==> flow/design.v <==
`timescale 1ns / 1ps
module skin_detection(
    input clk,
    input n_rst,
    input [23:0] i_vid_data,
    input i_vid_hsync,
    input i_vid_vsync,
    input i_vid_VDE,
    input [3:0] sw,
    output reg [23:0] o_vid_data,
    output reg o_vid_hsync,
    output reg o_vid_vsync,
    output reg o_vid_VDE
);
    localparam [7:0] skin_y = 8'd80;
    localparam [7:0] skin_cb_min = 8'd70;  
    localparam [7:0] skin_cb_max = 8'd135;  
    localparam [7:0] skin_cr_min = 8'd120;  
    localparam [7:0] skin_cr_max = 8'd180;   
    reg signed [8:0] y, ytemp;
    reg signed [8:0] cb;
    reg signed [8:0] cr;
    reg signed [8:0] rtemp,gtemp,btemp, rtemp2, gtemp2, btemp2;
    localparam [7:0] r  = 8'd255;
    localparam [7:0] g = 8'd0;
    localparam [7:0] b = 8'd255;
    wire [7:0] red, green, blue;
    assign {red, blue, green} = i_vid_data;
    wire hsync = i_vid_hsync;
    wire vsync = i_vid_vsync;
    wire VDE = i_vid_VDE;
    always @(posedge clk) begin
        if(sw == 4'd1) begin
        ytemp <= 16+ (256*red+green*645+blue*98)/1000;
        cb <= (577*(btemp-ytemp))/1000+128;
        cr <= (713*(rtemp-ytemp))/1000+128;
        y <= ytemp;
        rtemp <= red;
        gtemp <= green;
        btemp <= blue;
        rtemp2 <= rtemp;
        gtemp2 <= gtemp;
        btemp2 <= btemp;
        if(y > skin_y && skin_cb_min < cb && skin_cb_max > cb && skin_cr_min < cr && skin_cr_max > cr) begin
            o_vid_data[23:16] <= rtemp2;
            o_vid_data[15:8] <= btemp2;
            o_vid_data[7:0] <= gtemp2;
        end else begin
            o_vid_data[23:16] <= r;
            o_vid_data[15:8] <= b;
            o_vid_data[7:0] <= g;
        end
        o_vid_hsync <=  hsync;
        o_vid_vsync <=  vsync;
        o_vid_VDE <=  VDE;
    end
    end
endmodule
`timescale 1ns / 1ps
module inversion(
    input clk,
    input n_rst,
    input [23:0] i_vid_data,
    input i_vid_hsync,
    input i_vid_vsync,
    input i_vid_VDE,
    input [3:0] sw,
    output reg [23:0] o_vid_data,
    output reg o_vid_hsync,
    output reg o_vid_vsync,
    output reg o_vid_VDE
);
    wire [7:0] red, green, blue;
    assign {red, green, blue} = i_vid_data;
 always @(posedge clk) begin
        if(sw == 4'd2) begin
            o_vid_data[23:16] <= 255-red;
            o_vid_data[15:8] <= 255-green;
            o_vid_data[7:0] <= 255-blue;
        end
        o_vid_hsync <= i_vid_hsync;
        o_vid_vsync <=  i_vid_vsync;
        o_vid_VDE <=  i_vid_VDE;
        end
endmodule
`timescale 1ns / 1ps
module position(
input clk,
    input n_rst,
    input [23:0] i_vid_data,
    input i_vid_hsync,
    input i_vid_vsync,
    input i_vid_VDE,
    input [3:0] sw,
    output reg [23:0] o_vid_data,
    output reg o_vid_hsync,
    output reg o_vid_vsync,
    output reg o_vid_VDE
);
    wire [7:0] red, green, blue;
    reg [16:0] vcount, hcount;
    reg [16:0] vcount_q, hcount_q;
    assign {red, blue, green} = i_vid_data;
    always @* begin
        hcount = hcount_q;
        vcount = vcount_q;
        if(!n_rst) begin
            hcount = 0;
            vcount = 0;
        end else
            if(i_vid_VDE) begin
        if(hcount_q>=16'd1919) begin
            hcount = 0;
            if(vcount_q>=16'd1079)
                vcount =0;
         else vcount = vcount_q +1;
    end else hcount = hcount_q +1;
    end
    end
    always @(posedge clk) begin
        hcount_q <= hcount;
        vcount_q <= vcount;
    end
    wire [7:0] grey = (3*red)/100 + (59*green)/100 + (11*blue)/100;
     always @(posedge clk) begin
           if(sw == 4'd3) begin
             if (hcount > 200 && hcount < 800) begin
                o_vid_data[23:16] <= grey;
                 o_vid_data[15:8] <= grey; 
                 o_vid_data[7:0] <= grey;         
           end
           else
             o_vid_data <= i_vid_data;
           end
           o_vid_hsync <= i_vid_hsync;
           o_vid_vsync <=  i_vid_vsync;
           o_vid_VDE <=  i_vid_VDE;
           end
endmodule
`timescale 1ns / 1ps
module colour_change #
(
    parameter DATA_WIDTH = 24  
)
(
    input  wire                   clk,
    input  wire                   n_rst,
    input  wire [DATA_WIDTH-1:0] i_vid_data,
    input  wire                  i_vid_hsync,
    input  wire                  i_vid_vsync,
    input  wire                  i_vid_VDE,
    output reg [DATA_WIDTH-1:0] o_vid_data,
    output reg                  o_vid_hsync,
    output reg                  o_vid_vsync,
    output reg                  o_vid_VDE,
    input wire [3:0] btn,
    input wire [3:0] sw,
    output wire [3:0] led 
);
 assign led = 4'd0;
 wire [23:0] out1, out2,out3;
   wire hsync, vsync, vde, hsync2, vsync2, vde2, hsync3, vsync3, vde3;
   always@* begin
       case(sw)
           4'd1:begin o_vid_data=out1;
           o_vid_hsync = hsync;
           o_vid_vsync = vsync;
           o_vid_VDE = vde;
           end
           4'd2: begin 
            o_vid_data=out2;
            o_vid_hsync = hsync2;
            o_vid_vsync = vsync2;
            o_vid_VDE = vde2;
           end
           4'd3: begin 
           o_vid_data=out3;
           o_vid_hsync = hsync3;
           o_vid_vsync = vsync3;
           o_vid_VDE = vde3;
          end
          default: begin
           o_vid_data=i_vid_data;
           o_vid_hsync = i_vid_hsync;
           o_vid_vsync = i_vid_vsync;
           o_vid_VDE = i_vid_VDE;
           end
       endcase
   end
   skin_detection skin(.clk(clk), .n_rst(n_rst), .i_vid_data(i_vid_data), .i_vid_hsync(i_vid_hsync), .i_vid_vsync(i_vid_vsync), .i_vid_VDE(i_vid_VDE), .o_vid_data(out1), .o_vid_hsync(hsync), .o_vid_vsync(vsync), .o_vid_VDE(vde), .sw(sw));
   inversion inverse(.clk(clk), .n_rst(n_rst), .i_vid_data(i_vid_data), .i_vid_hsync(i_vid_hsync), .i_vid_vsync(i_vid_vsync), .i_vid_VDE(i_vid_VDE), .o_vid_data(out2), .o_vid_hsync(hsync2), .o_vid_vsync(vsync2), .o_vid_VDE(vde2), .sw(sw));
   position pos(.clk(clk), .n_rst(n_rst), .i_vid_data(i_vid_data), .i_vid_hsync(i_vid_hsync), .i_vid_vsync(i_vid_vsync), .i_vid_VDE(i_vid_VDE), .o_vid_data(out3), .o_vid_hsync(hsync3), .o_vid_vsync(vsync3), .o_vid_VDE(vde3), .sw(sw));
endmodule
# [Reports on colour_change]
# The steps from the RTL of colour_change to its reports follow in flow order.
# Line numbers count from 1 in the design file above.
# Cell names lack the library's common part.
# A cell with n/a has no value.
[setup] top_module="colour_change" clock_port="clk" library="sky130hd" lib_corner="tt_025C_1v80"

# [After elaboration]
# Source: Yosys, flattened and elaborated, memories not mapped. Widths are those after wreduce; folded enables and synchronous resets count as part of the registers. Registers that Yosys merges into a memory's read port (data or address) are not register bits. Print and check cells do not count. Equal cells are merged and count once.
[word_totals] input_bits=37 n_memories=0 latchBits=0 rom_bits=0 out_inout_bits=31 elab_cells=79 clocked_rd_ports_x_width=0 ram_bits=0 ff_bits=179
[classes] addsub=13 n_eq=3 mul=7 n_reduce_logical=6 mux=10 n_logic=0 n_cmp=8 n_shift=0 div=6
[ops] op="multiplier 11 x 32 -> 32 bit (first input constant)" n=2
[ops] op="divider 32 x 11 -> 32 bit (second input constant)" n=2
[ops] op="divider 32 x 7 -> 32 bit (second input constant)" n=3
[ops] op="divider 32 x 10 -> 32 bit (second input constant)" n=1
[ops] op="multiplier 8 x 10 -> 18 bit (second input constant)" n=1
[ops] op="multiplier 6 x 8 -> 14 bit (first input constant)" n=1
[ops] op="multiplier 8 x 6 -> 14 bit (second input constant)" n=1
[ops] op="case mux 24 bit (select 3 bit)" n=1
[ops] op="2-to-1 mux 17 bit" n=3
[ops] op="multiplier 4 x 8 -> 12 bit (first input constant)" n=1
[ops] op="adder 16 x 32 -> 32 bit" n=1
[ops] op="adder 32 bit" n=1
[ops] op="subtractor 8 bit (first input constant)" n=3
[ops] op="2-to-1 mux 8 bit" n=3
[ops] op="multiplier 2 x 8 -> 10 bit (first input constant)" n=1
[ops] op="subtractor 9 x 9 -> 10 bit" n=2
[ops] op="less-than comparator 7 x 9 -> 1 bit (first input constant)" n=2
[ops] op="greater-than comparator 8 x 9 -> 1 bit (first input constant)" n=2
[ops] op="adder 9 bit (second input constant)" n=2
[ops] op="adder 17 x 1 -> 17 bit (second input constant)" n=1
[ops] op="less-than comparator 17 x 10 -> 1 bit (second input constant)" n=1
[ops] op="greater-or-equal comparator 17 x 11 -> 1 bit (second input constant)" n=1
[ops] op="greater-than comparator 17 x 8 -> 1 bit (second input constant)" n=1
[ops] op="adder 8 bit" n=2
[ops] op="adder 5 x 9 -> 9 bit (first input constant)" n=1
[ops] op="greater-than comparator 9 x 7 -> 1 bit (second input constant)" n=1
[ops] op="equality test 4 x 2 -> 1 bit (second input constant)" n=2
[ops] op="case mux 1 bit (select 2 bit)" n=3
# Not listed: further kinds 3, cells in them 7.

# [Logic depth]
# Depth = most cells in a row (Yosys ltp): at word level without a register or memory, in the mapped netlist without a sequential cell, where the memories' decode and read muxes count.
[depth] ltp_word=7 ABC_AREA=0 ltp_mapped=68 depth_no_buf=61

# [After synthesis]
# Yosys stat after the flow's synthesis: flattened, memories mapped to cells. It holds for the ABC_AREA given above (unset counts as 0); a run with the other value may have another netlist.
# The area totals of this step are shown rounded.
[mapped] area_um2=26100 flip_flops=179 mapped_cells=3106 sequential_area_um2=5170 buffers=80
[by_type] cell="edfxtp_1" n=159 area_total_um2=4.77E+03
[by_type] cell="ha_1" n=285 area_total_um2=3565.92
[by_type] cell="xnor2_1" n=175 area_total_um2=1532.72
[by_type] cell="fa_1" n=68 area_total_um2=1.36E+03
[by_type] cell="nand2_1" n=304 area_total_um2=1.14E+03
[by_type] cell="inv_1" n=251 area_total_um2=942.154
[by_type] cell="nor2_1" n=230 area_total_um2=863.328
[by_type] cell="a21oi_1" n=171 area_total_um2=855.821
[by_type] cell="o21ai_0" n=163 area_total_um2=815.782
[by_type] cell="mux2i_1" n=76 area_total_um2=760.73
[by_type] cell="xor2_1" n=70 area_total_um2=613.088
[by_type] cell="dfxtp_1" n=20 area_total_um2=400.384
[by_type] cell="a21o_1" n=45 area_total_um2=337.824
[by_type] cell="o211ai_1" n=45 area_total_um2=337.824
[by_type] cell="nand3_1" n=67 area_total_um2=335.322
[by_type] cell="nor3_1" n=58 area_total_um2=290.278
[by_type] cell="or2_2" n=46 area_total_um2=287.776
[by_type] cell="maj3_1" n=25 area_total_um2=250.24
# Not listed: further types 128, cells in them 848.
# The figures by module come from a second, unflattened synthesis with its own total; it is not the netlist above.
[hier_totals] cells_unflattened=3377 hier_area_um2=28300
# Rows give one instance, submodules left out.
[by_module] mod="skin_detection" mod_area_um2=19100 n_inst=1 seq_area_um2=3330 cells=2285
[by_module] mod="position" mod_area_um2=6830 n_inst=1 seq_area_um2=1120 cells=840
[by_module] mod="colour_change" mod_area_um2=1530 n_inst=1 seq_area_um2=0.0 cells=200
[by_module] mod="inversion" mod_area_um2=886 n_inst=1 seq_area_um2=781 cells=52

# [Path before layout]
# OpenSTA on the mapped netlist: ideal clock, no wires. The path of least setup slack (recovery checks aside). Input and output delay are each 20% of the period. Register names are those of the netlist, which keeps one name where synthesis merged equal registers.
[synth_timing] path_type="in2reg" start="input port i_vid_data[0]" end="register pos.o_vid_data[23]" setup_ps=254 setup_slack_ps=3526 arrival_time_ps=16220 path_delay_ps=12474 stages=56 period_ps=20000 path_buffers=2 t_required_ps=19746 input_delay_ps=4000 synth_period_reached_ps=16474
# "path_delay_ps" is the arrival time less input delay plus setup time.
# "stages": output pins that drive a net of the path, with the launching flip-flop's if there is one; two outputs of one cell count as two.
# "synth_period_reached_ps" = period - worst setup slack (recovery checks aside). The figure is calculated, with input and output delays left at 20% of the set period.
# Between the ends stands the longest chain of elaborated cells between them, by number of cells; it is not shown to be the way that was timed. Of several equally long chains one is given.
# Each line given opens the expression or statement behind the cell; cells for indexed reads and writes are added by Yosys, which also makes memories of some case tables.
[synth_between] path_cell_list="fa_1 inv_1 fa_1 fa_1 inv_1 ha_1 nor2b_1 o21ai_0 a21oi_1 o21ai_0 a21boi_1 o21ai_0 a21oi_1 o21ai_0 nand3_1 a2111o_1 a41o_1 o31ai_1 (+20 left out) maj3_1 maj3_1 mux2i_1 o21ai_1 xor2_1 o2111ai_1 fa_1 ha_1 inv_1 fa_1 nor2b_1 o21ai_0 nand2b_1 a21o_1 a21oi_1 xor2_1 nand2b_1 nand2_1" elab_chain_cells=5
[synth_rtl] item="start, declared" line=148 text="input  wire [DATA_WIDTH-1:0] i_vid_data,"
[synth_rtl] item="multiplier 6 x 8 -> 14 bit" line=124 text="wire [7:0] grey = (3*red)/100 + (59*green)/100 + (11*blue)/100;"
[synth_rtl] item="divider 32 x 7 -> 32 bit" line=124
[synth_rtl] item="adder 8 bit x2" line=124
[synth_rtl] item="2-to-1 mux 8 bit" line=127 text="if (hcount > 200 && hcount < 800) begin"
[synth_rtl] item="end, assigned" line=128 text="o_vid_data[23:16] <= grey;"
[synth_rtl] item="end, assigned" line=133 text="o_vid_data <= i_vid_data;"
[synth_rtl] item="end, declared" line=95 text="output reg [23:0] o_vid_data,"

# [Path in the finished layout]
# Path of least setup slack in the final report of run A (OpenROAD, finished layout, wires in). Where an end is a register, its clock arrival counts in the times.
# The report prints the path's times to 10 ps; the period is as set.
[layout_timing] path_type="in2reg" start="input port i_vid_data[0]" end="register pos.o_vid_data[21]" arrival_time_ps=15280 setup_slack_ps=3630 path_buffers=5 input_delay_ps=3740 t_required_ps=18910 period_ps=18700 stages=57 setup_ps=240
# Between the ends stands the longest chain of elaborated cells between them, by number of cells; it is not shown to be the way that was timed. Of several equally long chains one is given.
[layout_between] path_cell_list="buf_12 fa_1 inv_1 fa_1 fa_1 inv_2 ha_4 nor2b_4 o21ai_2 a21oi_2 o21ai_2 a21boi_2 o21ai_2 a21oi_2 o21a_1 o21ai_2 a2111o_1 a41o_1 (+21 left out) maj3_2 maj3_2 mux2i_4 o21ai_2 xor2_1 o2111ai_2 fa_2 ha_4 inv_4 fa_2 nor2b_2 o21ai_1 nand2b_1 buf_4 buf_6 xor2_2 nand2b_1 nand2_1" elab_chain_cells=5
[layout_rtl] item="start, declared" line=148 text="input  wire [DATA_WIDTH-1:0] i_vid_data,"
[layout_rtl] item="multiplier 6 x 8 -> 14 bit" line=124 text="wire [7:0] grey = (3*red)/100 + (59*green)/100 + (11*blue)/100;"
[layout_rtl] item="divider 32 x 7 -> 32 bit" line=124
[layout_rtl] item="adder 8 bit x2" line=124
[layout_rtl] item="2-to-1 mux 8 bit" line=127 text="if (hcount > 200 && hcount < 800) begin"
[layout_rtl] item="end, assigned" line=128 text="o_vid_data[23:16] <= grey;"
[layout_rtl] item="end, assigned" line=133 text="o_vid_data <= i_vid_data;"
[layout_rtl] item="end, declared" line=95 text="output reg [23:0] o_vid_data,"

Memo
Re: implementation data of colour_change

Design colour_change on sky130hd. What follows are 4 stored runs of the flow, each under its own settings; their order means nothing. The constraints put input and output delay at 20% of the set period each and load the outputs with 0.01 pF.
"achievedPeriod_ps" = clock period - worst setup slack. The figure is calculated, with input and output delays left at 20% of the set period.
"worst_path_time_ps": the worst setup path's part of the clock period (all of it between registers, 20% less for each end at a port) less its slack. A launch clock that arrives late makes it longer, a capture clock that arrives late makes it shorter.
"worst_path_time_ps" is given in steps of 10 ps.
The results are shown rounded.

[flow] run A: files
==> flow/run.sh <==
#!/bin/bash
# the make line also repeats the synthesis and layout settings of config.mk as NAME=value (left out here)
make -C /OpenROAD-flow-scripts/flow DESIGN_CONFIG=/design/flow/config.mk WORK_HOME=/design/flow/orfs CLKGATE_MAP_FILE= finish
==> flow/config.mk <==
export PLATFORM = sky130hd
export DESIGN_NAME = colour_change
export DESIGN_NICKNAME = colour_change
export VERILOG_FILES = /design/flow/design.v
export SDC_FILE = /design/flow/constraint.sdc
export NUM_CORES = 4
export LEC_CHECK = 0
export CAP_MARGIN = 20
export CELL_PAD_IN_SITES_DETAIL_PLACEMENT = 0
export CORE_ASPECT_RATIO = 1.61
export CORE_MARGIN = 2
export CORE_UTILIZATION = 38
export GPL_TIMING_DRIVEN = 0
export MAX_ROUTING_LAYER = met4
export MIN_ROUTING_LAYER = met2
export SETUP_SLACK_MARGIN = 4.07
export SLEW_MARGIN = 20
==> flow/constraint.sdc <==
create_clock -name core_clock -period 18.7 [get_ports {clk}]
set_input_delay 3.7400 -clock core_clock [delete_from_list [all_inputs] [get_ports {clk}]]
set_output_delay 3.7400 -clock core_clock [all_outputs]
set_load 0.01 [all_outputs]

[flow] run A: metrics
[metrics] yosys.chip_area_um2 = 26100
[metrics] final_setup_tns_ps = 0
[metrics] total_die_area_um2 = 70900
[metrics] achievedPeriod_ps = 15075
[metrics] final_hold_ws_ps = 430
[metrics] worst_setup_slack_ps = 3630
[metrics] final_util_pct = 48.7
[metrics] worst_path_time_ps = 11330
[metrics] worst_path_kind = in2reg

[flow] run B: files
==> flow/run.sh <==
#!/bin/bash
# the make line also repeats the synthesis and layout settings of config.mk as NAME=value (left out here)
make -C /OpenROAD-flow-scripts/flow DESIGN_CONFIG=/design/flow/config.mk WORK_HOME=/design/flow/orfs CLKGATE_MAP_FILE= finish
==> flow/config.mk <==
export PLATFORM = sky130hd
export DESIGN_NAME = colour_change
export DESIGN_NICKNAME = colour_change
export VERILOG_FILES = /design/flow/design.v
export SDC_FILE = /design/flow/constraint.sdc
export NUM_CORES = 4
export LEC_CHECK = 0
export ABC_AREA = 0
export CAP_MARGIN = 25
export CELL_PAD_IN_SITES_GLOBAL_PLACEMENT = 0
export CORE_MARGIN = 2
export CORE_UTILIZATION = 47
export CTS_CLUSTER_DIAMETER = 88
export PLACE_DENSITY_LB_ADDON = 0.04
export SETUP_SLACK_MARGIN = 5.0
export SLEW_MARGIN = 20
export TNS_END_PERCENT = 70
==> flow/constraint.sdc <==
create_clock -name core_clock -period 32.1 [get_ports {clk}]
set_input_delay 6.4200 -clock core_clock [delete_from_list [all_inputs] [get_ports {clk}]]
set_output_delay 6.4200 -clock core_clock [all_outputs]
set_load 0.01 [all_outputs]

[flow] run B: metrics
[metrics] yosys.chip_area_um2 = 26100
[metrics] final_util_pct = 51.1
[metrics] final_hold_ws_ps = 420
[metrics] total_die_area_um2 = 57500
[metrics] final_setup_tns_ps = 0
[metrics] achievedPeriod_ps = 20727
[metrics] worst_path_time_ps = 14310
[metrics] worst_path_kind = in2reg
[metrics] worst_setup_slack_ps = 11400

[flow] run C: files
==> flow/run.sh <==
#!/bin/bash
# the make line also repeats the synthesis and layout settings of config.mk as NAME=value (left out here)
make -C /OpenROAD-flow-scripts/flow DESIGN_CONFIG=/design/flow/config.mk WORK_HOME=/design/flow/orfs CLKGATE_MAP_FILE= finish
==> flow/config.mk <==
export PLATFORM = sky130hd
export DESIGN_NAME = colour_change
export DESIGN_NICKNAME = colour_change
export VERILOG_FILES = /design/flow/design.v
export SDC_FILE = /design/flow/constraint.sdc
export NUM_CORES = 4
export LEC_CHECK = 0
export ABC_AREA = 0
export CAP_MARGIN = 20
export CELL_PAD_IN_SITES_GLOBAL_PLACEMENT = 0
export CORE_ASPECT_RATIO = 0.68
export CORE_MARGIN = 2
export CORE_UTILIZATION = 58
export MAX_ROUTING_LAYER = met4
export SLEW_MARGIN = 20
export TNS_END_PERCENT = 35
==> flow/constraint.sdc <==
create_clock -name core_clock -period 16.5 [get_ports {clk}]
set_input_delay 3.3000 -clock core_clock [delete_from_list [all_inputs] [get_ports {clk}]]
set_output_delay 3.3000 -clock core_clock [all_outputs]
set_load 0.01 [all_outputs]

[flow] run C: metrics
[metrics] final_util_pct = 64.7
[metrics] worst_setup_slack_ps = 498
[metrics] total_die_area_um2 = 46800
[metrics] achievedPeriod_ps = 16002
[metrics] final_setup_tns_ps = 0
[metrics] worst_path_time_ps = 12700
[metrics] worst_path_kind = in2reg
[metrics] yosys.chip_area_um2 = 26100
[metrics] final_hold_ws_ps = 424

[flow] run D: files
==> flow/run.sh <==
#!/bin/bash
# the make line also repeats the synthesis and layout settings of config.mk as NAME=value (left out here)
make -C /OpenROAD-flow-scripts/flow DESIGN_CONFIG=/design/flow/config.mk WORK_HOME=/design/flow/orfs CLKGATE_MAP_FILE= finish
==> flow/config.mk <==
export PLATFORM = sky130hd
export DESIGN_NAME = colour_change
export DESIGN_NICKNAME = colour_change
export VERILOG_FILES = /design/flow/design.v
export SDC_FILE = /design/flow/constraint.sdc
export NUM_CORES = 4
export LEC_CHECK = 0
export CAP_MARGIN = 20
export CORE_MARGIN = 2
export CORE_UTILIZATION = 40
export SLEW_MARGIN = 20
==> flow/constraint.sdc <==
create_clock -name core_clock -period 18.1 [get_ports {clk}]
set_input_delay 3.6200 -clock core_clock [delete_from_list [all_inputs] [get_ports {clk}]]
set_output_delay 3.6200 -clock core_clock [all_outputs]
set_load 0.01 [all_outputs]

[flow] run D: metrics
[metrics] final_setup_tns_ps = 0
[metrics] worst_path_time_ps = 16910
[metrics] worst_path_kind = reg2reg
[metrics] achievedPeriod_ps = 16914
[metrics] final_hold_ws_ps = 422
[metrics] worst_setup_slack_ps = 1190
[metrics] total_die_area_um2 = 67400
[metrics] yosys.chip_area_um2 = 26100
[metrics] final_util_pct = 43.9
